==> flow/design.v <==
module CPU
(
    input  logic CLK,
    input  logic RES,
    output logic        IF_REQ,
    output logic [15:0] IF_ADDR,
    input  logic [ 3:0] IF_CODE,
    input  logic        IF_RDY,
    output logic        DM_REQ,
    output logic        DM_WRITE,
    output logic [14:0] DM_ADDR,
    output logic [ 7:0] DM_WDATA,
    input  logic [ 7:0] DM_RDATA,
    input  logic        DM_RDY,
    output logic        IO_REQ,
    output logic        IO_WRITE,
    output logic [ 1:0] IO_ADDR,
    output logic [ 7:0] IO_WDATA,
    input  logic [ 7:0] IO_RDATA,
    input  logic        IO_RDY
);
logic slot;
assign slot = IF_RDY & DM_RDY & IO_RDY;
logic        if_do;
logic        if_do_dphase;
logic [15:0] if_addr;  
logic [ 3:0] if_code;
logic [ 3:0] if_code_keep;
assign IF_REQ  = if_do & slot;
assign IF_ADDR = if_addr;
always_ff @(posedge CLK, posedge RES)
begin
    if (RES)
        if_do_dphase <= 1'b0;
    else if (IF_REQ & IF_RDY)
        if_do_dphase <= 1'b1;
    else if (IF_RDY)
        if_do_dphase <= 1'b0;
end
always_ff @(posedge CLK, posedge RES)
begin
    if (RES)
        if_code_keep <= 4'hf;
    else if (if_do_dphase & IF_RDY)
        if_code_keep <= IF_CODE;    
end
assign if_code = (if_do_dphase & IF_RDY)? IF_CODE : if_code_keep;
logic        dr_do;
logic        dr_do_dphase;
logic        dw_do;
logic [14:0] dm_addr;
logic [ 7:0] dw_data;
logic [ 7:0] dr_data;
logic [ 7:0] dr_data_keep;
assign DM_REQ   = (dr_do | dw_do) & slot;
assign DM_WRITE = dw_do;
assign DM_ADDR  = dm_addr;
assign DM_WDATA = dw_data;
always_ff @(posedge CLK, posedge RES)
begin
    if (RES)
        dr_do_dphase <= 1'b0;
    else if (DM_REQ & ~DM_WRITE & DM_RDY)
        dr_do_dphase <= 1'b1;
    else if (DM_RDY)
        dr_do_dphase <= 1'b0;
end
always_ff @(posedge CLK, posedge RES)
begin
    if (RES)
        dr_data_keep <= 8'h00;
    else if (dr_do_dphase & DM_RDY)
        dr_data_keep <= DM_RDATA;    
end
assign dr_data = (dr_do_dphase & DM_RDY)? DM_RDATA : dr_data_keep;
logic       ir_do;
logic       iw_do;
logic       ir_do_dphase;
logic [7:0] iw_data;
logic [7:0] ir_data;
logic [7:0] ir_data_keep;
logic [1:0] io_addr;
always_ff @(posedge CLK, posedge RES)
begin
    if (RES)
        ir_do_dphase <= 1'b0;
    else if (IO_REQ & ~IO_WRITE & IO_RDY)
        ir_do_dphase <= 1'b1;
    else if (slot)
        ir_do_dphase <= 1'b0;
end
assign IO_REQ   = (ir_do | iw_do) & slot;
assign IO_WRITE = iw_do;
assign IO_ADDR  = io_addr;
assign IO_WDATA = iw_data;
always_ff @(posedge CLK, posedge RES)
begin
    if (RES)
        ir_data_keep <= 8'h00;
    else if (ir_do_dphase & IO_RDY)
        ir_data_keep <= IO_RDATA;    
end
assign ir_data = (ir_do_dphase & IO_RDY)? IO_RDATA : ir_data_keep;
logic [15:0] pc;   
logic        pc_clr;
logic        pc_inc;
logic        pc_dec;
logic        pc_inc2;
logic        pc_dec2;
always_ff @(posedge CLK, posedge RES)
begin
    if (RES)
        pc <= 16'h0000;
    else if (pc_clr & slot)
        pc <= 16'h0000;
    else if (pc_inc & slot)
        pc <= pc + 16'h0001;
    else if (pc_dec & slot)
        pc <= pc - 16'h0001;
    else if (pc_inc2 & slot)
        pc <= pc + 16'h0002;
    else if (pc_dec2 & slot)
        pc <= pc - 16'h0002;
end
assign if_addr = pc;
logic [14:0] ptr;  
logic        ptr_clr;
logic        ptr_inc;
logic        ptr_dec;
logic        ptr_end;
always_ff @(posedge CLK, posedge RES)
begin
    if (RES)
        ptr <= 15'h0000;
    else if (ptr_clr & slot)
        ptr <= 15'h0000;
    else if (ptr_inc & slot)
        ptr <= ptr + 15'h0001;
    else if (ptr_dec & slot)
        ptr <= ptr - 15'h0001;
end
assign dm_addr = ptr;
assign ptr_end      = (ptr == 15'h001d);
logic [15:0] indent;
logic        indent_clr;
logic        indent_inc;
logic        indent_dec;
logic        indent_zero;
logic        indent_plus;
always_ff @(posedge CLK, posedge RES)
begin
    if (RES)
        indent <= 16'h0000;
    else if (indent_clr & slot)
        indent <= 16'h0000;
    else if (indent_inc & slot)
        indent <= indent + 16'h0001;
    else if (indent_dec & slot)
        indent <= indent - 16'h0001;
end
assign indent_zero = (indent == 16'h0000);
assign indent_plus = ~indent[15] & (|indent[14:0]);
logic [3:0] alufunc;
logic [7:0] aluinx;
logic [7:0] aluout;
logic       aluzero;
logic       aluinx_dr;
logic       aluinx_ir;
assign aluinx = (aluinx_dr)? dr_data
              : (aluinx_ir)? ir_data
              : 8'h00;
always_comb
begin
    case (alufunc)
        4'h0 : aluout = 8'h00;
        4'h1 : aluout = aluinx;
        4'h2  : aluout = aluinx + 8'h01;
        4'h3  : aluout = aluinx - 8'h01;
        default       : aluout = 8'h00;
    endcase
end
assign aluzero = (aluout == 8'h00);
assign dw_data = aluout;
assign iw_data = aluout;
logic [4:0] state;
logic [4:0] state_next;
logic [3:0] seq;
logic       seq_clr;
logic       seq_inc;
always_ff @(posedge CLK, posedge RES)
begin
    if (RES)
        state <= 5'h00;
    else if (slot)
        state <= state_next;
end
always_ff @(posedge CLK, posedge RES)
begin
    if (RES)
        seq <= 4'h0;
    else if (seq_clr & slot)
        seq <= 4'h0;
    else if (seq_inc & slot)
        seq <= seq + 4'h1;
end
always @*
begin
    state_next = 5'h00;
    seq_clr    = 1'b0;
    seq_inc    = 1'b0;
    if_do   = 1'b0;
    pc_clr  = 1'b0;
    pc_inc  = 1'b0;
    pc_dec  = 1'b0;
    pc_inc2 = 1'b0;
    pc_dec2 = 1'b0;
    ptr_clr = 1'b0;
    ptr_inc = 1'b0;
    ptr_dec = 1'b0;
    dr_do = 1'b0;
    dw_do = 1'b0;
    ir_do = 1'b0;
    iw_do = 1'b0;
    io_addr = 2'b00;
    indent_clr = 1'b0;
    indent_inc = 1'b0;
    indent_dec = 1'b0;
    alufunc   = 4'h0;
    aluinx_dr = 1'b0;
    aluinx_ir = 1'b0;
    casez ({state, seq})
        {5'h00, 4'h0} :
        begin
            pc_clr     = 1'b1;
            ptr_clr    = 1'b1;
            indent_clr = 1'b1;
            seq_inc    = 1'b1;
            state_next = 5'h00;
        end
        {5'h00, 4'h1} :
        begin
            if (ptr_end)
            begin
                dw_do   = 1'b1;
                alufunc = 4'h0;
                ptr_inc = 1'b1;
                seq_inc = 1'b1;
                state_next = 5'h00;
            end
            else
            begin
                dw_do   = 1'b1;
                alufunc = 4'h0;
                ptr_inc = 1'b1;
                state_next = 5'h00;
            end
        end
        {5'h00, 4'h2} :
        begin
            dr_do = 1'b1;
            seq_inc = 1'b1;
            state_next = 5'h00;
        end
        {5'h00, 4'h3} :
        begin
            aluinx_dr = 1'b1;
            alufunc   = 4'h1;
            iw_do = 1'b1;
            io_addr = 2'b10;
            ptr_inc = 1'b1;
            seq_inc = 1'b1;
            state_next = 5'h00;
        end
        {5'h00, 4'h4} :
        begin
            dr_do = 1'b1;
            seq_inc = 1'b1;
            state_next = 5'h00;
        end
        {5'h00, 4'h5} :
        begin
            aluinx_dr = 1'b1;
            alufunc   = 4'h1;
            iw_do = 1'b1;
            io_addr = 2'b11;
            ptr_clr = 1'b1;
            if_do  = 1'b1;
            pc_inc = 1'b1;
            seq_clr    = 1'b1;
            state_next = 5'h01;
        end
        {5'h01, 4'h0} :
        begin
            case (if_code)
                4'h0, 4'h1 :  
                begin
                    ptr_inc = ~if_code[0];
                    ptr_dec =  if_code[0];
                    if_do  = 1'b1;
                    pc_inc = 1'b1;
                    seq_clr    = 1'b1;
                    state_next = 5'h01;
                end
                4'h2, 4'h3 :
                begin
                    dr_do = 1'b1;
                    seq_inc    = 1'b1;
                    state_next = {1'b1, if_code};                
                end
                4'h4 :
                begin
                    dr_do = 1'b1;
                    seq_inc = 1'b1;
                    state_next = 5'h14;
                end
                4'h5 :
                begin
                    ir_do = 1'b1;
                    seq_inc = 1'b1;
                    state_next = 5'h15;
                end
                4'h6, 4'h7 :
                begin
                    dr_do = 1'b1;
                    seq_inc = 1'b1;
                    state_next = {1'b1, if_code};
                end
                4'h8 :
                begin
                    seq_clr = 1'b1;
                    state_next = 5'h00;
                end
                4'hf :
                begin
                    if_do  = 1'b1;
                    pc_inc = 1'b1;
                    seq_clr    = 1'b1;
                    state_next = 5'h01;
                end
                default :  
                begin
                    if_do  = 1'b1;
                    pc_inc = 1'b1;
                    seq_clr    = 1'b1;
                    state_next = 5'h01;
                end
            endcase        
        end        
        {5'h12, 4'h1}, {5'h13, 4'h1} :
        begin
            aluinx_dr = 1'b1;
            alufunc   = state[3:0];
            dw_do = 1'b1;
            if_do  = 1'b1;
            pc_inc = 1'b1;
            seq_clr    = 1'b1;
            state_next = 5'h01;
        end
        {5'h14, 4'h1} :
        begin
            aluinx_dr = 1'b1;
            alufunc   = 4'h1;
            iw_do = 1'b1;
            if_do  = 1'b1;
            pc_inc = 1'b1;
            seq_clr    = 1'b1;
            state_next = 5'h01;
        end
        {5'h15, 4'h1} :
        begin
            dr_do = 1'b1;
            seq_inc = 1'b1;
            state_next = 5'h15;
        end
        {5'h15, 4'h2} :
        begin
            aluinx_ir = 1'b1;
            alufunc   = 4'h1;
            dw_do = 1'b1;
            if_do  = 1'b1;
            pc_inc = 1'b1;
            seq_clr    = 1'b1;
            state_next = 5'h01;
        end
        {5'h16, 4'h1} :
        begin
            aluinx_dr = 1'b1;
            alufunc = 4'h1;
            if (~aluzero)
            begin
                if_do  = 1'b1;
                pc_inc = 1'b1;
                seq_clr    = 1'b1;
                state_next = 5'h01;
            end
            else
            begin
                if_do  = 1'b1;
                pc_inc = 1'b1;
                indent_clr = 1'b1;
                seq_inc = 1'b1;
                state_next = 5'h16;
            end
        end
        {5'h16, 4'h2} :
        begin
            if (indent_zero && (if_code == 4'h7))
            begin
                if_do  = 1'b1;
                pc_inc = 1'b1;
                seq_clr    = 1'b1;
                state_next = 5'h01;
            end
            else if (indent_plus && (if_code == 4'h7))
            begin
                indent_dec = 1'b1;
                if_do  = 1'b1;
                pc_inc = 1'b1;
                state_next = 5'h16;
            end
            else if (if_code == 4'h6)
            begin
                indent_inc = 1'b1;
                if_do  = 1'b1;
                pc_inc = 1'b1;
                state_next = 5'h16;
            end
            else
            begin
                if_do  = 1'b1;
                pc_inc = 1'b1;
                state_next = 5'h16;
            end                    
        end        
        {5'h17, 4'h1} :
        begin
            aluinx_dr = 1'b1;
            alufunc = 4'h1;
            if (aluzero)
            begin
                if_do  = 1'b1;
                pc_inc = 1'b1;
                seq_clr    = 1'b1;
                state_next = 5'h01;
            end
            else
            begin
                pc_dec2 = 1'b1;
                indent_clr = 1'b1;
                seq_inc = 1'b1;
                state_next = 5'h17;
            end
        end
        {5'h17, 4'h2} :
        begin
            if_do  = 1'b1;
            pc_dec = 1'b1;
            seq_inc = 1'b1;
            state_next = 5'h17;
        end
        {5'h17, 4'h3} :
        begin
            if (indent_zero && (if_code == 4'h6))
            begin
                pc_inc2 = 1'b1;
                seq_inc = 1'b1;
                state_next = 5'h17;
            end
            else if (indent_plus && (if_code == 4'h6))
            begin
                indent_dec = 1'b1;
                if_do  = 1'b1;
                pc_dec = 1'b1;
                state_next = 5'h17;
            end
            else if (if_code == 4'h7)
            begin
                indent_inc = 1'b1;
                if_do  = 1'b1;
                pc_dec = 1'b1;
                state_next = 5'h17;
            end
            else
            begin
                if_do  = 1'b1;
                pc_dec = 1'b1;
                state_next = 5'h17;
            end                    
        end        
        {5'h17, 4'h4} :
        begin
            if_do  = 1'b1;
            pc_inc = 1'b1;
            seq_clr    = 1'b1;
            state_next = 5'h01;
        end
        default :  
        begin
            seq_clr    = 1'b1;
            state_next = 5'h00;
        end
    endcase
end
endmodule
module CACHE
(
    input  logic CLK,
    input  logic RES,
    input  logic        IF_REQ,
    input  logic [15:0] IF_ADDR,
    output logic [ 3:0] IF_CODE,
    output logic        IF_RDY,
    input  logic        DM_REQ,
    input  logic        DM_WRITE,
    input  logic [14:0] DM_ADDR,
    input  logic [ 7:0] DM_WDATA,
    output logic [ 7:0] DM_RDATA,
    output logic        DM_RDY,
    output logic        BUS_REQ,
    output logic        BUS_WRITE,
    output logic [15:0] BUS_ADDR,
    output logic [ 7:0] BUS_WDATA,
    input  logic [ 7:0] BUS_RDATA,
    input  logic        BUS_RDY
);
logic if_slot;  
logic [10:0] ic_a0;  
logic [10:0] ic_a1;  
logic [10:0] ic_a2;  
logic [10:0] ic_a3;  
logic [31:0] ic_d0;  
logic [31:0] ic_d1;  
logic [31:0] ic_d2;  
logic [31:0] ic_d3;  
logic        ic_v0;  
logic        ic_v1;  
logic        ic_v2;  
logic        ic_v3;  
logic        if_hit;
logic        if_hit_dphase;
logic [ 4:0] if_hit_dphase_addr;  
assign if_hit = IF_REQ & ic_v0 & (IF_ADDR[4:3] == 2'b00) & (ic_a0 == IF_ADDR[15:5])
              | IF_REQ & ic_v1 & (IF_ADDR[4:3] == 2'b01) & (ic_a1 == IF_ADDR[15:5])
              | IF_REQ & ic_v2 & (IF_ADDR[4:3] == 2'b10) & (ic_a2 == IF_ADDR[15:5])
              | IF_REQ & ic_v3 & (IF_ADDR[4:3] == 2'b11) & (ic_a3 == IF_ADDR[15:5]);
always_ff @(posedge CLK, posedge RES)
begin
    if (RES)
    begin
        if_hit_dphase      <= 1'b0;
        if_hit_dphase_addr <= 5'b00_000;
    end
    else if (if_hit & if_slot)
    begin
        if_hit_dphase      <= 1'b1;
        if_hit_dphase_addr <= IF_ADDR[4:0];
    end
    else if (if_slot)
    begin
        if_hit_dphase      <= 1'b0;
        if_hit_dphase_addr <= 5'b00_000;
    end
end    
logic        if_mis_req;
logic [15:0] if_mis_req_addr;  
logic        if_mis_dphase;
logic [15:0] if_mis_dphase_addr;
logic [31:0] if_mis_dphase_rdata;
assign if_mis_req = IF_REQ & ~if_hit;
assign if_mis_req_addr = {1'b0, IF_ADDR[15:1]};
always_ff @(posedge CLK, posedge RES)
begin
    if (RES)
    begin
        if_mis_dphase      <= 1'b0;
        if_mis_dphase_addr <= 16'h0000;
    end
    else if (if_mis_req & if_slot)
    begin
        if_mis_dphase      <= 1'b1;
        if_mis_dphase_addr <= IF_ADDR[15:0];        
    end
    else if (if_slot)
    begin
        if_mis_dphase      <= 1'b0;
        if_mis_dphase_addr <= 16'h0000;
    end
end
always_ff @(posedge CLK, posedge RES)
begin
    if (RES)
    begin
        ic_v0 <= 1'b0;
        ic_v1 <= 1'b0;
        ic_v2 <= 1'b0;
        ic_v3 <= 1'b0;
    end
    else if (if_mis_req & if_slot & (IF_ADDR[4:3] == 2'b00))
        ic_v0 <= 1'b1;
    else if (if_mis_req & if_slot & (IF_ADDR[4:3] == 2'b01))
        ic_v1 <= 1'b1;
    else if (if_mis_req & if_slot & (IF_ADDR[4:3] == 2'b10))
        ic_v2 <= 1'b1;
    else if (if_mis_req & if_slot & (IF_ADDR[4:3] == 2'b11))
        ic_v3 <= 1'b1;
end
always_ff @(posedge CLK, posedge RES)
begin
    if (RES)
    begin
        ic_a0 <= 11'h000;
        ic_a1 <= 11'h000;
        ic_a2 <= 11'h000;
        ic_a3 <= 11'h000;
    end
    else if (if_mis_req & if_slot & (IF_ADDR[4:3] == 2'b00))
        ic_a0 <= IF_ADDR[15:5];
    else if (if_mis_req & if_slot & (IF_ADDR[4:3] == 2'b01))
        ic_a1 <= IF_ADDR[15:5];
    else if (if_mis_req & if_slot & (IF_ADDR[4:3] == 2'b10))
        ic_a2 <= IF_ADDR[15:5];
    else if (if_mis_req & if_slot & (IF_ADDR[4:3] == 2'b11))
        ic_a3 <= IF_ADDR[15:5];
end
always_ff @(posedge CLK, posedge RES)
begin
    if (RES)
    begin
        ic_d0 <= 32'h00000000;
        ic_d1 <= 32'h00000000;
        ic_d2 <= 32'h00000000;
        ic_d3 <= 32'h00000000;
    end
    else if (if_mis_dphase & if_slot & (if_mis_dphase_addr[4:3] == 2'b00))
        ic_d0 <= if_mis_dphase_rdata;
    else if (if_mis_dphase & if_slot & (if_mis_dphase_addr[4:3] == 2'b01))
        ic_d1 <= if_mis_dphase_rdata;
    else if (if_mis_dphase & if_slot & (if_mis_dphase_addr[4:3] == 2'b10))
        ic_d2 <= if_mis_dphase_rdata;
    else if (if_mis_dphase & if_slot & (if_mis_dphase_addr[4:3] == 2'b11))
        ic_d3 <= if_mis_dphase_rdata;
end
logic [3:0] ic_d0_out;
logic [3:0] ic_d1_out;
logic [3:0] ic_d2_out;
logic [3:0] ic_d3_out;
always @*
begin
    case (if_hit_dphase_addr[2:0])
        3'b000  : ic_d0_out = ic_d0[ 3: 0];
        3'b001  : ic_d0_out = ic_d0[ 7: 4];
        3'b010  : ic_d0_out = ic_d0[11: 8];
        3'b011  : ic_d0_out = ic_d0[15:12];
        3'b100  : ic_d0_out = ic_d0[19:16];
        3'b101  : ic_d0_out = ic_d0[23:20];
        3'b110  : ic_d0_out = ic_d0[27:24];
        3'b111  : ic_d0_out = ic_d0[31:28];
        default : ic_d0_out = 4'b1111;  
    endcase
end
always @*
begin
    case (if_hit_dphase_addr[2:0])
        3'b000  : ic_d1_out = ic_d1[ 3: 0];
        3'b001  : ic_d1_out = ic_d1[ 7: 4];
        3'b010  : ic_d1_out = ic_d1[11: 8];
        3'b011  : ic_d1_out = ic_d1[15:12];
        3'b100  : ic_d1_out = ic_d1[19:16];
        3'b101  : ic_d1_out = ic_d1[23:20];
        3'b110  : ic_d1_out = ic_d1[27:24];
        3'b111  : ic_d1_out = ic_d1[31:28];
        default : ic_d1_out = 4'b1111;  
    endcase
end
always @*
begin
    case (if_hit_dphase_addr[2:0])
        3'b000  : ic_d2_out = ic_d2[ 3: 0];
        3'b001  : ic_d2_out = ic_d2[ 7: 4];
        3'b010  : ic_d2_out = ic_d2[11: 8];
        3'b011  : ic_d2_out = ic_d2[15:12];
        3'b100  : ic_d2_out = ic_d2[19:16];
        3'b101  : ic_d2_out = ic_d2[23:20];
        3'b110  : ic_d2_out = ic_d2[27:24];
        3'b111  : ic_d2_out = ic_d2[31:28];
        default : ic_d2_out = 4'b1111;  
    endcase
end
always @*
begin
    case (if_hit_dphase_addr[2:0])
        3'b000  : ic_d3_out = ic_d3[ 3: 0];
        3'b001  : ic_d3_out = ic_d3[ 7: 4];
        3'b010  : ic_d3_out = ic_d3[11: 8];
        3'b011  : ic_d3_out = ic_d3[15:12];
        3'b100  : ic_d3_out = ic_d3[19:16];
        3'b101  : ic_d3_out = ic_d3[23:20];
        3'b110  : ic_d3_out = ic_d3[27:24];
        3'b111  : ic_d3_out = ic_d3[31:28];
        default : ic_d3_out = 4'b1111;  
    endcase
end
always @*
begin
    if (if_hit_dphase & if_slot)
    begin   
        IF_CODE = (if_hit_dphase_addr[4:3] == 2'b00)? ic_d0_out
                : (if_hit_dphase_addr[4:3] == 2'b01)? ic_d1_out
                : (if_hit_dphase_addr[4:3] == 2'b10)? ic_d2_out
                : (if_hit_dphase_addr[4:3] == 2'b11)? ic_d3_out
                : 4'hf;  
    end
    else if (if_mis_dphase & if_slot)
        IF_CODE = (if_mis_dphase_addr[2:0] == 3'b000)? if_mis_dphase_rdata[ 3: 0]
                : (if_mis_dphase_addr[2:0] == 3'b001)? if_mis_dphase_rdata[ 7: 4]
                : (if_mis_dphase_addr[2:0] == 3'b010)? if_mis_dphase_rdata[11: 8]
                : (if_mis_dphase_addr[2:0] == 3'b011)? if_mis_dphase_rdata[15:12]
                : (if_mis_dphase_addr[2:0] == 3'b100)? if_mis_dphase_rdata[19:16]
                : (if_mis_dphase_addr[2:0] == 3'b101)? if_mis_dphase_rdata[23:20]
                : (if_mis_dphase_addr[2:0] == 3'b110)? if_mis_dphase_rdata[27:24]
                : (if_mis_dphase_addr[2:0] == 3'b111)? if_mis_dphase_rdata[31:28]
                : 4'hf;  
    else
        IF_CODE = 4'hf;  
end
assign IF_RDY = if_slot;
logic dm_slot;  
logic [11:0] dc_a0;  
logic [11:0] dc_a1;  
logic [31:0] dc_d0;  
logic [31:0] dc_d1;  
logic        dc_v0;  
logic        dc_v1;  
logic        dm_hit;
logic        dm_hit_dphase;
logic        dm_hit_dphase_write;
logic [ 2:0] dm_hit_dphase_addr;  
logic [ 7:0] dm_hit_dphase_wdata;
logic [31:0] dm_hit_dphase_update_data0;
logic [31:0] dm_hit_dphase_update_data1;
assign dm_hit = DM_REQ & dc_v0 & ~DM_ADDR[2] & (dc_a0 == DM_ADDR[14:3])
              | DM_REQ & dc_v1 &  DM_ADDR[2] & (dc_a1 == DM_ADDR[14:3]);
always_ff @(posedge CLK, posedge RES)
begin
    if (RES)
    begin
        dm_hit_dphase       <= 1'b0;
        dm_hit_dphase_write <= 1'b0;
        dm_hit_dphase_addr  <= 3'b0_00;
        dm_hit_dphase_wdata <= 8'h00;
    end
    else if (dm_hit & dm_slot)
    begin
        dm_hit_dphase       <= 1'b1;
        dm_hit_dphase_write <= DM_WRITE;
        dm_hit_dphase_addr  <= DM_ADDR[2:0];
        dm_hit_dphase_wdata <= DM_WDATA;
    end
    else if (dm_slot)
    begin
        dm_hit_dphase       <= 1'b0;
        dm_hit_dphase_write <= 1'b0;
        dm_hit_dphase_addr  <= 3'b0_00;
        dm_hit_dphase_wdata <= 8'h00;
    end
end
logic        dm_mis_req;
logic        dm_mis_req_write;
logic [15:0] dm_mis_req_addr;
logic        dm_mis_replace;
logic [15:0] dm_mis_replace_addr;
logic        dm_mis_dphase;
logic [14:0] dm_mis_dphase_addr;
logic        dm_mis_dphase_write;
logic [ 7:0] dm_mis_dphase_wdata;
logic [31:0] dm_mis_dphase_rdata;
logic [31:0] dm_mis_dphase_update_data;
logic [31:0] dm_mis_dphase_writeback_data;
assign dm_mis_req       = DM_REQ & ~dm_hit;
assign dm_mis_req_write = DM_WRITE;
assign dm_mis_req_addr  = {1'b1, DM_ADDR};
assign dm_mis_replace   = dm_mis_req & dc_v0 & ~DM_ADDR[2]
                        | dm_mis_req & dc_v1 &  DM_ADDR[2];    
assign dm_mis_replace_addr = (~DM_ADDR[2])? {1'b1, dc_a0, 1'b0, 2'b00}
                           :                {1'b1, dc_a1, 1'b1, 2'b00};   
always_ff @(posedge CLK, posedge RES)
begin
    if (RES)
    begin
        dm_mis_dphase       <= 1'b0;
        dm_mis_dphase_write <= 1'b0;
        dm_mis_dphase_addr  <= 15'h0000;
        dm_mis_dphase_wdata <= 8'h00;
    end
    else if (dm_mis_req & dm_slot)
    begin
        dm_mis_dphase       <= 1'b1;
        dm_mis_dphase_write <= dm_mis_req_write;
        dm_mis_dphase_addr  <= DM_ADDR;
        dm_mis_dphase_wdata <= DM_WDATA;
    end
    else if (dm_slot)
    begin
        dm_mis_dphase       <= 1'b0;
        dm_mis_dphase_write <= 1'b0;
        dm_mis_dphase_addr  <= 15'h0000;
        dm_mis_dphase_wdata <= 8'h00;
    end
end
always_ff @(posedge CLK, posedge RES)
begin
    if (RES)
    begin
        dc_v0 <= 1'b0;
        dc_v1 <= 1'b0;
    end
    else if (dm_mis_req & dm_slot & ~DM_ADDR[2])
        dc_v0 <= 1'b1;
    else if (dm_mis_req & dm_slot &  DM_ADDR[2])
        dc_v1 <= 1'b1;
end
always_ff @(posedge CLK, posedge RES)
begin
    if (RES)
    begin
        dc_a0 <= 12'h000;
        dc_a1 <= 12'h000;
    end
    else if (dm_mis_req & dm_slot & ~DM_ADDR[2])
        dc_a0 <= DM_ADDR[14:3];
    else if (dm_mis_req & dm_slot &  DM_ADDR[2])
        dc_a1 <= DM_ADDR[14:3];
end
always_ff @(posedge CLK, posedge RES)
begin
    if (RES)
    begin
        dc_d0 <= 32'h00000000;
        dc_d1 <= 32'h00000000;
    end
    else if (dm_hit_dphase & dm_hit_dphase_write & dm_slot & ~dm_hit_dphase_addr[2])
        dc_d0 <= dm_hit_dphase_update_data0;
    else if (dm_hit_dphase & dm_hit_dphase_write & dm_slot &  dm_hit_dphase_addr[2])
        dc_d1 <= dm_hit_dphase_update_data1;
    else if (dm_mis_dphase & dm_mis_dphase_write & dm_slot & ~dm_mis_dphase_addr[2])
        dc_d0 <= dm_mis_dphase_update_data;
    else if (dm_mis_dphase & dm_mis_dphase_write & dm_slot &  dm_mis_dphase_addr[2])
        dc_d1 <= dm_mis_dphase_update_data;
    else if (dm_mis_dphase & dm_slot & ~dm_mis_dphase_addr[2])
        dc_d0 <= dm_mis_dphase_rdata;
    else if (dm_mis_dphase & dm_slot &  dm_mis_dphase_addr[2])
        dc_d1 <= dm_mis_dphase_rdata;
end
always @*
begin
    dm_hit_dphase_update_data0 = dc_d0;  
    if (dm_hit_dphase_addr[1:0] == 2'b00) dm_hit_dphase_update_data0[ 7: 0] = dm_hit_dphase_wdata;
    if (dm_hit_dphase_addr[1:0] == 2'b01) dm_hit_dphase_update_data0[15: 8] = dm_hit_dphase_wdata;
    if (dm_hit_dphase_addr[1:0] == 2'b10) dm_hit_dphase_update_data0[23:16] = dm_hit_dphase_wdata;
    if (dm_hit_dphase_addr[1:0] == 2'b11) dm_hit_dphase_update_data0[31:24] = dm_hit_dphase_wdata;
end
always @*
begin
    dm_hit_dphase_update_data1 = dc_d1;  
    if (dm_hit_dphase_addr[1:0] == 2'b00) dm_hit_dphase_update_data1[ 7: 0] = dm_hit_dphase_wdata;
    if (dm_hit_dphase_addr[1:0] == 2'b01) dm_hit_dphase_update_data1[15: 8] = dm_hit_dphase_wdata;
    if (dm_hit_dphase_addr[1:0] == 2'b10) dm_hit_dphase_update_data1[23:16] = dm_hit_dphase_wdata;
    if (dm_hit_dphase_addr[1:0] == 2'b11) dm_hit_dphase_update_data1[31:24] = dm_hit_dphase_wdata;
end
always @*
begin
    dm_mis_dphase_update_data = dm_mis_dphase_rdata;
    if (dm_mis_dphase_addr[1:0] == 2'b00) dm_mis_dphase_update_data[ 7: 0] = dm_mis_dphase_wdata;
    if (dm_mis_dphase_addr[1:0] == 2'b01) dm_mis_dphase_update_data[15: 8] = dm_mis_dphase_wdata;
    if (dm_mis_dphase_addr[1:0] == 2'b10) dm_mis_dphase_update_data[23:16] = dm_mis_dphase_wdata;
    if (dm_mis_dphase_addr[1:0] == 2'b11) dm_mis_dphase_update_data[31:24] = dm_mis_dphase_wdata;
end
always @*
begin
    if (dm_hit_dphase & ~dm_hit_dphase_write & dm_slot)
        DM_RDATA = (dm_hit_dphase_addr[2:0] == 3'b0_00)? dc_d0[ 7: 0]
                 : (dm_hit_dphase_addr[2:0] == 3'b0_01)? dc_d0[15: 8]
                 : (dm_hit_dphase_addr[2:0] == 3'b0_10)? dc_d0[23:16]
                 : (dm_hit_dphase_addr[2:0] == 3'b0_11)? dc_d0[31:24]
                 : (dm_hit_dphase_addr[2:0] == 3'b1_00)? dc_d1[ 7: 0]
                 : (dm_hit_dphase_addr[2:0] == 3'b1_01)? dc_d1[15: 8]
                 : (dm_hit_dphase_addr[2:0] == 3'b1_10)? dc_d1[23:16]
                 : (dm_hit_dphase_addr[2:0] == 3'b1_11)? dc_d1[31:24]
                 : 8'h00;
    else if (dm_mis_dphase & ~dm_mis_dphase_write & dm_slot)
        DM_RDATA = (dm_mis_dphase_addr[1:0] == 2'b00)? dm_mis_dphase_rdata[ 7: 0]
                 : (dm_mis_dphase_addr[1:0] == 2'b01)? dm_mis_dphase_rdata[15: 8]
                 : (dm_mis_dphase_addr[1:0] == 2'b10)? dm_mis_dphase_rdata[23:16]
                 : (dm_mis_dphase_addr[1:0] == 2'b11)? dm_mis_dphase_rdata[31:24]
                 : 8'h00;
    else
        DM_RDATA = 8'h00;
end
assign dm_mis_dphase_writeback_data
    = (dm_mis_req & dm_hit_dphase & ~dm_mis_req_addr[2] & ~dm_hit_dphase_addr[2])? dm_hit_dphase_update_data0
    : (dm_mis_req & dm_hit_dphase &  dm_mis_req_addr[2] &  dm_hit_dphase_addr[2])? dm_hit_dphase_update_data1
    : (dm_mis_req & ~dm_mis_req_addr[2])? dc_d0
    : (dm_mis_req &  dm_mis_req_addr[2])? dc_d1
    : (dm_mis_dphase                   )? dm_mis_dphase_update_data  
    : 32'h00000000;
assign DM_RDY = dm_slot;
logic        bus_req_inst;
logic        bus_req_data;
logic        bus_req_read;
logic        bus_req_wrte;
logic [15:0] bus_req_addr;
logic        bus_req_repl;
logic [15:0] bus_req_repl_addr;
logic [31:0] bus_req_wdata;
logic        bus_rdy;
logic [31:0] bus_rdy_rdata;
logic        if_mis_req_pend;
logic [15:0] if_mis_req_addr_pend;
assign bus_req_inst = (if_mis_req | if_mis_req_pend) & ~dm_mis_req;  
assign bus_req_data = dm_mis_req;
assign bus_req_read = dm_mis_req & ~dm_mis_req_write;
assign bus_req_wrte = dm_mis_req &  dm_mis_req_write;
assign bus_req_repl = dm_mis_replace;
assign bus_req_addr = (dm_mis_req     )? dm_mis_req_addr
                    : (if_mis_req_pend)? if_mis_req_addr_pend
                    : (if_mis_req     )? if_mis_req_addr
                    : 16'h0000;
assign bus_req_repl_addr = dm_mis_replace_addr;
assign bus_req_wdata = dm_mis_dphase_writeback_data;
assign if_mis_dphase_rdata = bus_rdy_rdata;
assign dm_mis_dphase_rdata = bus_rdy_rdata;
logic        bus_inst;
logic        bus_read;
logic        bus_wrte;
logic        bus_repl;
logic [15:0] bus_repl_addr;
logic [15:0] bus_pend_addr;
logic [31:0] bus_pend_wdata;
logic [31:0] bus_pend_rdata;
logic [ 2:0] bus_count;
logic        bus_count_end;
logic        bus_count_0123;
always_ff @(posedge CLK, posedge RES)
begin
    if (RES)
        bus_count <= 3'b000;
    else if (bus_req_inst & BUS_RDY)
        bus_count <= 3'b101;
    else if ((bus_req_read | bus_req_wrte) &  bus_req_repl & BUS_RDY)
        bus_count <= 3'b001;
    else if ((bus_req_read | bus_req_wrte) & ~bus_req_repl & BUS_RDY)
        bus_count <= 3'b101;
    else if (bus_count_end & BUS_RDY)
        bus_count <= bus_count;
    else if ((|bus_count) & BUS_RDY)
        bus_count <= bus_count + 3'b001;
end
assign bus_count_end  = (bus_count == 3'b000);
assign bus_count_0123 = ~bus_count[2];
always_ff @(posedge CLK, posedge RES)
begin
    if (RES)
        bus_inst <= 1'b0; 
    else if (bus_req_inst & BUS_RDY)
        bus_inst <= 1'b1; 
    else if (bus_count_end & BUS_RDY)
        bus_inst <= 1'b0; 
end
always_ff @(posedge CLK, posedge RES)
begin
    if (RES)
        bus_read <= 1'b0; 
    else if (bus_req_read & BUS_RDY)
        bus_read <= 1'b1; 
    else if (bus_count_end & BUS_RDY)
        bus_read <= 1'b0; 
end
always_ff @(posedge CLK, posedge RES)
begin
    if (RES)
        bus_wrte <= 1'b0; 
    else if (bus_req_wrte & BUS_RDY)
        bus_wrte <= 1'b1; 
    else if (bus_count_end & BUS_RDY)
        bus_wrte <= 1'b0; 
end
always_ff @(posedge CLK, posedge RES)
begin
    if (RES)
    begin
        bus_repl      <= 1'b0; 
        bus_repl_addr <= 16'h0000;
    end
    else if ((bus_req_read | bus_req_wrte) & BUS_RDY)
    begin
        bus_repl      <= bus_req_repl; 
        bus_repl_addr <= bus_req_repl_addr;
    end
    else if (bus_count_end & BUS_RDY)
    begin
        bus_repl      <= 1'b0; 
        bus_repl_addr <= 16'h0000;
    end
end
always_ff @(posedge CLK, posedge RES)
begin
    if (RES)
        bus_pend_addr <= 16'h0000;
    else if ((bus_req_inst | bus_req_read | bus_req_wrte) & BUS_RDY)
        bus_pend_addr <= bus_req_addr;
end
always_ff @(posedge CLK, posedge RES)
begin
    if (RES)
        bus_pend_wdata <= 32'h00000000;
    else if ((bus_req_read | bus_req_wrte) & BUS_RDY)
        bus_pend_wdata <= bus_req_wdata;
end
assign BUS_REQ = bus_req_inst | bus_req_read | bus_req_wrte
               | ((bus_inst | bus_read | bus_wrte) & ~bus_count_end);
assign BUS_WRITE = ((bus_req_read | bus_req_wrte) & bus_req_repl)? 1'b1
                 : (bus_req_inst  | bus_inst                    )? 1'b0
                 : ((bus_read | bus_wrte) & bus_count_0123)? 1'b1
                 : 1'b0;
assign BUS_ADDR
    = ((bus_req_read | bus_req_wrte) & ~bus_req_repl)? {bus_req_addr [15:2]    , 2'b00}
    : ((bus_req_read | bus_req_wrte) &  bus_req_repl)? {bus_req_repl_addr[15:2], 2'b00}
    : (bus_req_inst                                 )? {bus_req_addr[15:2]     , 2'b00}
    : ((bus_read | bus_wrte) & bus_count_0123)? {bus_repl_addr[15:2], bus_count[1:0]}
    : ((bus_read | bus_wrte)                 )? {bus_pend_addr[15:2], bus_count[1:0]}
    : (bus_inst                              )? {bus_pend_addr[15:2], bus_count[1:0]}
    : 16'h0000;
always @*
begin
    if (bus_req_read | bus_req_wrte)
    begin
        BUS_WDATA = bus_req_wdata[7:0];
    end
    else if (bus_read | bus_wrte)
    begin
        BUS_WDATA = (bus_count == 3'b001)? bus_pend_wdata[15: 8]
                  : (bus_count == 3'b010)? bus_pend_wdata[23:16]
                  : (bus_count == 3'b011)? bus_pend_wdata[31:24]
                  : 8'h00;
    end
    else
    begin
        BUS_WDATA = 8'h00;
    end
end
always_ff @(posedge CLK, posedge RES)
begin
    if (RES)
        bus_pend_rdata <= 32'h00000000;
    else if (bus_inst & BUS_RDY)
    begin
        if (bus_count == 3'b101)
            bus_pend_rdata[ 7: 0] <= BUS_RDATA;
        else if (bus_count == 3'b110)
            bus_pend_rdata[15: 8] <= BUS_RDATA;
        else if (bus_count == 3'b111)
            bus_pend_rdata[23:16] <= BUS_RDATA;
        else if (bus_count == 3'b000)
            bus_pend_rdata[31:24] <= BUS_RDATA;
    end
    else if ((bus_read | bus_wrte) & BUS_RDY)
    begin
        if (bus_count == 3'b101)
            bus_pend_rdata[ 7: 0] <= BUS_RDATA;
        else if (bus_count == 3'b110)
            bus_pend_rdata[15: 8] <= BUS_RDATA;
        else if (bus_count == 3'b111)
            bus_pend_rdata[23:16] <= BUS_RDATA;
        else if (bus_count == 3'b000)
            bus_pend_rdata[31:24] <= BUS_RDATA;
    end
end
assign bus_rdy = bus_count_end & BUS_RDY;
assign bus_rdy_rdata = {BUS_RDATA, bus_pend_rdata[23:0]};
always_ff @(posedge CLK, posedge RES)
begin
    if (RES)
    begin
        if_mis_req_pend      <= 1'b0;
        if_mis_req_addr_pend <= 16'h0000;
    end
    else if (if_mis_req & dm_mis_req & bus_rdy)
    begin
        if_mis_req_pend      <= if_mis_req;
        if_mis_req_addr_pend <= if_mis_req_addr;
    end
    else if (if_mis_req_pend & ~dm_mis_req & bus_rdy)
    begin
        if_mis_req_pend      <= 1'b0;
        if_mis_req_addr_pend <= 16'h0000;
    end
end
assign if_slot = bus_rdy & ~if_mis_req_pend;
assign dm_slot = bus_rdy | dm_hit_dphase;
endmodule
module bfcpu_core
(
    input  logic CLK,
    input  logic RES_N,
    output logic        BUS_REQ,
    output logic        BUS_WRITE,
    output logic [15:0] BUS_ADDR,
    output logic [ 7:0] BUS_WDATA,
    input  logic [ 7:0] BUS_RDATA,
    input  logic        BUS_RDY,
    output logic        IO_REQ,
    output logic        IO_WRITE,
    output logic [ 1:0] IO_ADDR,
    output logic [ 7:0] IO_WDATA,
    input  logic [ 7:0] IO_RDATA,
    input  logic        IO_RDY
);
logic        if_req;
logic [15:0] if_addr;
logic [ 3:0] if_code;
logic        if_rdy;
logic        dm_req;
logic        dm_write;
logic [14:0] dm_addr;
logic [ 7:0] dm_wdata;
logic [ 7:0] dm_rdata;
logic        dm_rdy;
CPU U_CPU
(
    .CLK (CLK),
    .RES (~RES_N),
    .IF_REQ  (if_req),
    .IF_ADDR (if_addr),
    .IF_CODE (if_code),
    .IF_RDY  (if_rdy),
    .DM_REQ   (dm_req),
    .DM_WRITE (dm_write),
    .DM_ADDR  (dm_addr),
    .DM_WDATA (dm_wdata),
    .DM_RDATA (dm_rdata),
    .DM_RDY   (dm_rdy),
    .IO_REQ   (IO_REQ),
    .IO_WRITE (IO_WRITE),
    .IO_ADDR  (IO_ADDR),
    .IO_WDATA (IO_WDATA),
    .IO_RDATA (IO_RDATA),
    .IO_RDY   (IO_RDY)
);
CACHE U_CACHE
(
    .CLK (CLK),
    .RES (~RES_N),
    .IF_REQ  (if_req),
    .IF_ADDR (if_addr),
    .IF_CODE (if_code),
    .IF_RDY  (if_rdy),
    .DM_REQ   (dm_req),
    .DM_WRITE (dm_write),
    .DM_ADDR  (dm_addr),
    .DM_WDATA (dm_wdata),
    .DM_RDATA (dm_rdata),
    .DM_RDY   (dm_rdy),
    .BUS_REQ   (BUS_REQ),
    .BUS_WRITE (BUS_WRITE),
    .BUS_ADDR  (BUS_ADDR),
    .BUS_WDATA (BUS_WDATA),
    .BUS_RDATA (BUS_RDATA),
    .BUS_RDY   (BUS_RDY)
);
endmodule
### Tool chain data of bfcpu_core

The steps from the RTL of bfcpu_core to its reports follow in flow order.
Lines are those of the file above, counted from 1.
Cell names lack the library's common part.
Not given: -

| set-up | value |
|---|---|
| top module | bfcpu_core |
| clock port | CLK |
| cell library | sky130hd |
| library corner | tt_025C_1v80 |

### Word-level counts

Counts by Yosys on the flattened word-level netlist (proc, flatten, opt, wreduce; memories kept). Register bits leave out memories and registers merged into their read ports (data or address). Print and check cells are left out.

| word-level totals | value |
|---|---|
| bits in registers | 502 |
| output and inout bits | 38 |
| bits in read-only memories | 0 |
| word width x clocked read ports | 0 |
| memories kept | 0 |
| RAM bits | 0 |
| bits of input ports | 20 |
| bits in latches | 0 |

| operators by class | value |
|---|---|
| bitwise gates (word level) | 153 |
| $mul | 0 |
| order comparisons | 0 |
| add/sub/neg operators | 12 |
| shift operators | 0 |
| divide/modulo/power cells | 0 |
| eq/ne operators | 82 |
| reductions and logical operators | 68 |
| multiplexer cells | 202 |

Operators by type and width:

| cell | count |
|---|---|
| 2-to-1 mux 32 bit | 15 |
| 2-to-1 mux 8 bit | 56 |
| 2-to-1 mux 16 bit | 20 |
| case mux 4 bit (select 8 bit) | 4 |
| AND 1 bit | 112 |
| equality test 9 bit with constant B | 11 |
| 2-to-1 mux 15 bit | 5 |
| 2-to-1 mux 4 bit | 17 |
| 2-to-1 mux 1 bit | 54 |
| equality test 3 bit with constant B | 15 |
| equality test 11 bit | 4 |
| case mux 5 bit (select 7 bit) | 1 |
| 2-to-1 mux 5 bit | 7 |
| adder 16 x 1 -> 16 bit with constant B | 2 |
| subtractor 16 x 1 -> 16 bit with constant B | 2 |
| nonzero test 2 bit | 14 |
| 2-to-1 mux 3 bit | 9 |
| NOT 1 bit | 24 |
| equality test 12 bit | 2 |
| equality test 3 x 2 -> 1 bit with constant B | 8 |
| OR reduction 6 bit | 4 |
| case mux 8 bit (select 3 bit) | 1 |
| equality test 2 bit with constant B | 10 |
| case mux 5 bit (select 4 bit) | 1 |
| equality test 9 x 2 -> 1 bit with constant B | 2 |
| equality test 9 x 3 -> 1 bit with constant B | 2 |
| bitwise OR 1 bit | 17 |
| adder 16 x 2 -> 16 bit with constant B | 1 |

Not listed: further kinds 47, cells in them 97.

### Longest topological paths

Depth = most cells in a row (Yosys ltp): at word level without a register or memory, in the mapped netlist without a sequential cell, where the memories' decode and read muxes count.

| logic depth | value |
|---|---|
| depth in word-level cells | 33 |
| ABC_AREA | 0 |
| depth in mapped cells | 24 |
| gate-level depth less buffers | 23 |

### Mapped cells and area

The flow's flattened synthesis, as Yosys stat reports it; memories are mapped. The netlist is that of the ABC_AREA named above (0 if unset); the other value can give another one.

| mapped netlist | value |
|---|---|
| cells in the netlist | 2,911 |
| area of sequential cells | 11,991.5 um^2 |
| cell area after synthesis | 29,469.5 um^2 |
| flip-flops | 479 |

Cell types:

| type | count |
|---|---|
| dfrtp_1 | 475 |
| mux2_2 | 230 |
| mux2i_1 | 200 |
| nand2_1 | 242 |
| nor2_1 | 219 |
| ha_1 | 58 |
| o21ai_0 | 135 |
| a221o_1 | 67 |
| xnor2_1 | 75 |
| o221ai_1 | 71 |
| mux4_2 | 27 |
| a21oi_1 | 104 |
| clkbuf_1 | 131 |
| xor2_1 | 41 |
| inv_1 | 94 |
| nor3_1 | 60 |
| nand3_1 | 50 |
| a22o_1 | 28 |

Other cell types: 97; their cells: 604.
The figures by module come from a second, unflattened synthesis with its own total; it is not the netlist above.

| second synthesis, totals | value |
|---|---|
| cells (unflattened synthesis) | 3,089 |
| area total of the unflattened synthesis | 29,861.1 um^2 |

Rows give one instance, submodules left out.

By module:

| module | instances | cells | area (um^2) |
|---|---|---|---|
| CACHE | 1 | 2,195 | 22,416.5 |
| CPU | 1 | 893 | 7,440.9 |
| bfcpu_core | 1 | 1 | 3.8 |

### Path before layout

Path of least setup slack by OpenSTA after synthesis, without wires, with an ideal clock, recovery checks aside; 20% of the period is set as input and as output delay. Where synthesis merged equal registers, the netlist keeps one of their names.

| timing after synthesis | value |
|---|---|
| path type | input to output |
| start point | in BUS_RDY |
| end point | out BUS_ADDR[15] |
| clock period | 10,000 ps |
| path buffers | 3 |
| required time | 8,000 ps |
| slack | 2,117 ps |
| stages | 18 |
| time at the first pin | 2,000 ps |
| arrival | 5,883 ps |
| external output delay | 2,000 ps |
| path delay | 3,883 ps |
| synthesis period reached | 7,883 ps |

"path delay" is the arrival time less input delay plus setup time.
A path that ends at an output port has no setup time.
"stages": output pins that drive a net of the path, with the launching flip-flop's if there is one; two outputs of one cell count as two.
"synthesis period reached" is the clock period less the worst setup slack; recovery checks do not enter. This is arithmetic on one report: input and output delays are still those of the set period (20% each).
The rows between start and end are the longest chain of elaborated cells between them; the timing report does not say that the signal goes this way. Where chains are equally long, one stands for them.
Each line given opens the expression or statement behind the cell; cells for indexed reads and writes are added by Yosys, which also makes memories of some case tables.

| on the way, after synthesis | value |
|---|---|
| cells stage by stage | and3b_1 -> clkbuf_1 -> o2111a_1 -> a221o_1 -> o2bb2ai_1 -> fa_1 -> a211oi_1 -> o21bai_1 -> a21oi_1 -> xor2_1 -> o221ai_2 -> nor3_1 -> nand4b_2 -> o21ai_4 -> o21a_4 -> buf_6 -> buf_4 -> o41ai_1 |
| cells in the longest elaborated chain | 26 |

RTL lines, path after synthesis:

| what | line | RTL |
|---|---|---|
| start: declaration | 1110 | `input  logic        BUS_RDY,` |
| AND 1 bit | 1078 | `assign bus_rdy = bus_count_end & BUS_RDY;` |
| bitwise OR 1 bit | 1099 | `assign dm_slot = bus_rdy \| dm_hit_dphase;` |
| AND 1 bit | 890 | `else if (dm_mis_dphase & ~dm_mis_dphase_write & dm_slot)` |
| 2-to-1 mux 8 bit | 890 |  |
| 2-to-1 mux 8 bit | 880 | `if (dm_hit_dphase & ~dm_hit_dphase_write & dm_slot)` |
| 2-to-1 mux 8 bit | 75 | `assign dr_data = (dr_do_dphase & DM_RDY)? DM_RDATA : dr_data_keep;` |
| 2-to-1 mux 8 bit | 169 | `assign aluinx = (aluinx_dr)? dr_data` |
| (+12 left out) | - |  |
| NOT 1 bit | 569 | `assign if_mis_req = IF_REQ & ~if_hit;` |
| AND 1 bit | 569 |  |
| bitwise OR 1 bit | 919 | `assign bus_req_inst = (if_mis_req \| if_mis_req_pend) & ~dm_mis_req;` |
| AND 1 bit | 919 |  |
| 2-to-1 mux 16 bit | 1028 | `: (bus_req_inst                                 )? {bus_req_addr[15:2]     , 2'b00}` |
| 2-to-1 mux 16 bit | 1027 | `: ((bus_req_read \| bus_req_wrte) &  bus_req_repl)? {bus_req_repl_addr[15:2], 2'b00}` |
| 2-to-1 mux 16 bit | 1026 | `= ((bus_req_read \| bus_req_wrte) & ~bus_req_repl)? {bus_req_addr [15:2]    , 2'b00}` |
| end: declaration | 1107 | `output logic [15:0] BUS_ADDR,` |

Nets of the timed path that keep an RTL name, with a line that drives or declares them; the list need not be complete.

Named nets, after synthesis:

| net | line | RTL |
|---|---|---|
| U_CPU.dr_data[1] | 75 |  |
| IO_WDATA[6] | 174 | `case (alufunc)` |

### Path in the finished layout

From the final timing report of stored run 1: the path of least setup slack in the routed layout; clock arrival at registers is part of the times.
The path's times are printed in steps of 10 ps; the period is the one set.

| timing after layout | value |
|---|---|
| path type | input to output |
| start point | in BUS_RDY |
| end point | out BUS_ADDR[13] |
| clock period | 13,000 ps |
| slack | 1,420 ps |
| path buffers | 2 |
| time at the first pin | 2,600 ps |
| arrival | 8,980 ps |
| external output delay | 2,600 ps |
| required time | 10,400 ps |
| stages | 17 |

The rows between start and end are the longest chain of elaborated cells between them; the timing report does not say that the signal goes this way. Where chains are equally long, one stands for them.

| on the way, after layout | value |
|---|---|
| cells stage by stage | clkdlybuf4s50_1 -> and3b_1 -> o2111a_1 -> a221oi_1 -> a21oi_1 -> ha_1 -> a21oi_1 -> o31a_1 -> o211ai_1 -> a31oi_1 -> xnor3_1 -> o22ai_2 -> o21ai_4 -> o21a_4 -> nor3_2 -> a221o_1 -> clkdlybuf4s50_1 |
| cells in the longest elaborated chain | 27 |

RTL lines, path after layout:

| what | line | RTL |
|---|---|---|
| start: declaration | 1110 | `input  logic        BUS_RDY,` |
| AND 1 bit | 1078 | `assign bus_rdy = bus_count_end & BUS_RDY;` |
| bitwise OR 1 bit | 1099 | `assign dm_slot = bus_rdy \| dm_hit_dphase;` |
| AND 1 bit | 890 | `else if (dm_mis_dphase & ~dm_mis_dphase_write & dm_slot)` |
| 2-to-1 mux 8 bit | 890 |  |
| 2-to-1 mux 8 bit | 880 | `if (dm_hit_dphase & ~dm_hit_dphase_write & dm_slot)` |
| 2-to-1 mux 8 bit | 75 | `assign dr_data = (dr_do_dphase & DM_RDY)? DM_RDATA : dr_data_keep;` |
| 2-to-1 mux 8 bit | 169 | `assign aluinx = (aluinx_dr)? dr_data` |
| (+13 left out) | - |  |
| AND 1 bit | 569 | `assign if_mis_req = IF_REQ & ~if_hit;` |
| 2-to-1 mux 15 bit | 926 | `: (if_mis_req     )? if_mis_req_addr` |
| 2-to-1 mux 16 bit | 925 | `: (if_mis_req_pend)? if_mis_req_addr_pend` |
| 2-to-1 mux 16 bit | 924 | `assign bus_req_addr = (dm_mis_req     )? dm_mis_req_addr` |
| 2-to-1 mux 16 bit | 1028 | `: (bus_req_inst                                 )? {bus_req_addr[15:2]     , 2'b00}` |
| 2-to-1 mux 16 bit | 1027 | `: ((bus_req_read \| bus_req_wrte) &  bus_req_repl)? {bus_req_repl_addr[15:2], 2'b00}` |
| 2-to-1 mux 16 bit | 1026 | `= ((bus_req_read \| bus_req_wrte) & ~bus_req_repl)? {bus_req_addr [15:2]    , 2'b00}` |
| end: declaration | 1107 | `output logic [15:0] BUS_ADDR,` |

Ticket comment

Below are 2 stored runs of the flow (Yosys, OpenROAD; platform sky130hd) on bfcpu_core, each with its settings and what was measured, unordered. Constraints: input delay and output delay 20% of the set period each, output load 0.01 pF.
"clock period reached" means the clock period less the worst setup slack. The figure is calculated, with input and output delays left at 20% of the set period.
"critical path time" is the time allowed to the run's worst setup path (the clock period less input and output delay, where it has them) less its slack. Clock arrival times count: a late capture clock shortens it, a late launch clock lengthens it.
By "total power of the final layout" is meant OpenSTA's value without simulated activity: inputs other than the clock are taken to toggle once in ten clock periods, and the tool carries that through the logic.
"critical path time" is given in steps of 10 ps.
A setting shown as . is not set for that run.

| setting or result | stored run 1 | stored run 2 |
|---|---|---|
| CORE_ASPECT_RATIO | 0.99 | . |
| CORE_UTILIZATION | 21 | 32 |
| GPL_ROUTABILITY_DRIVEN | 1 | . |
| HOLD_SLACK_MARGIN | -0.09 | . |
| MAX_ROUTING_LAYER | met4 | . |
| MIN_ROUTING_LAYER | met1 | . |
| SETUP_SLACK_MARGIN | -0.45 | . |
| SLEW_MARGIN | 20 | 0 |
| TNS_END_PERCENT | 5 | . |
| period_ns | 13.0 | 10.1 |
| CAP_MARGIN | 20 | 20 |
| CORE_MARGIN | 2 | 2 |
| CELL_PAD_IN_SITES_DETAIL_PLACEMENT | . | 1 |
| CTS_CLUSTER_DIAMETER | . | 210 |
| PLACE_DENSITY | . | 0.51 |
| synthesis area (um^2) | 29,469.5 | 29,469.5 |
| die footprint (um^2) | 143,344.0 | 94,534.7 |
| standard-cell area of the final layout (um^2) | 33,758.6 | 33,032.9 |
| post-route utilization (%) | 24.3 | 36.1 |
| worst setup slack after layout (ps) | 1,424 | 427 |
| sum of negative setup slack (ps) | 0 | 0 |
| worst hold slack in the final report (ps) | 466 | 473 |
| total power of the final layout (µW) | 5,319 | 6,890 |
| clock period reached (ps) | 11,576 | 9,673 |
| critical path time (ps) | 6,380 | 5,630 |
| kind of the worst setup path | input to output | input to output |
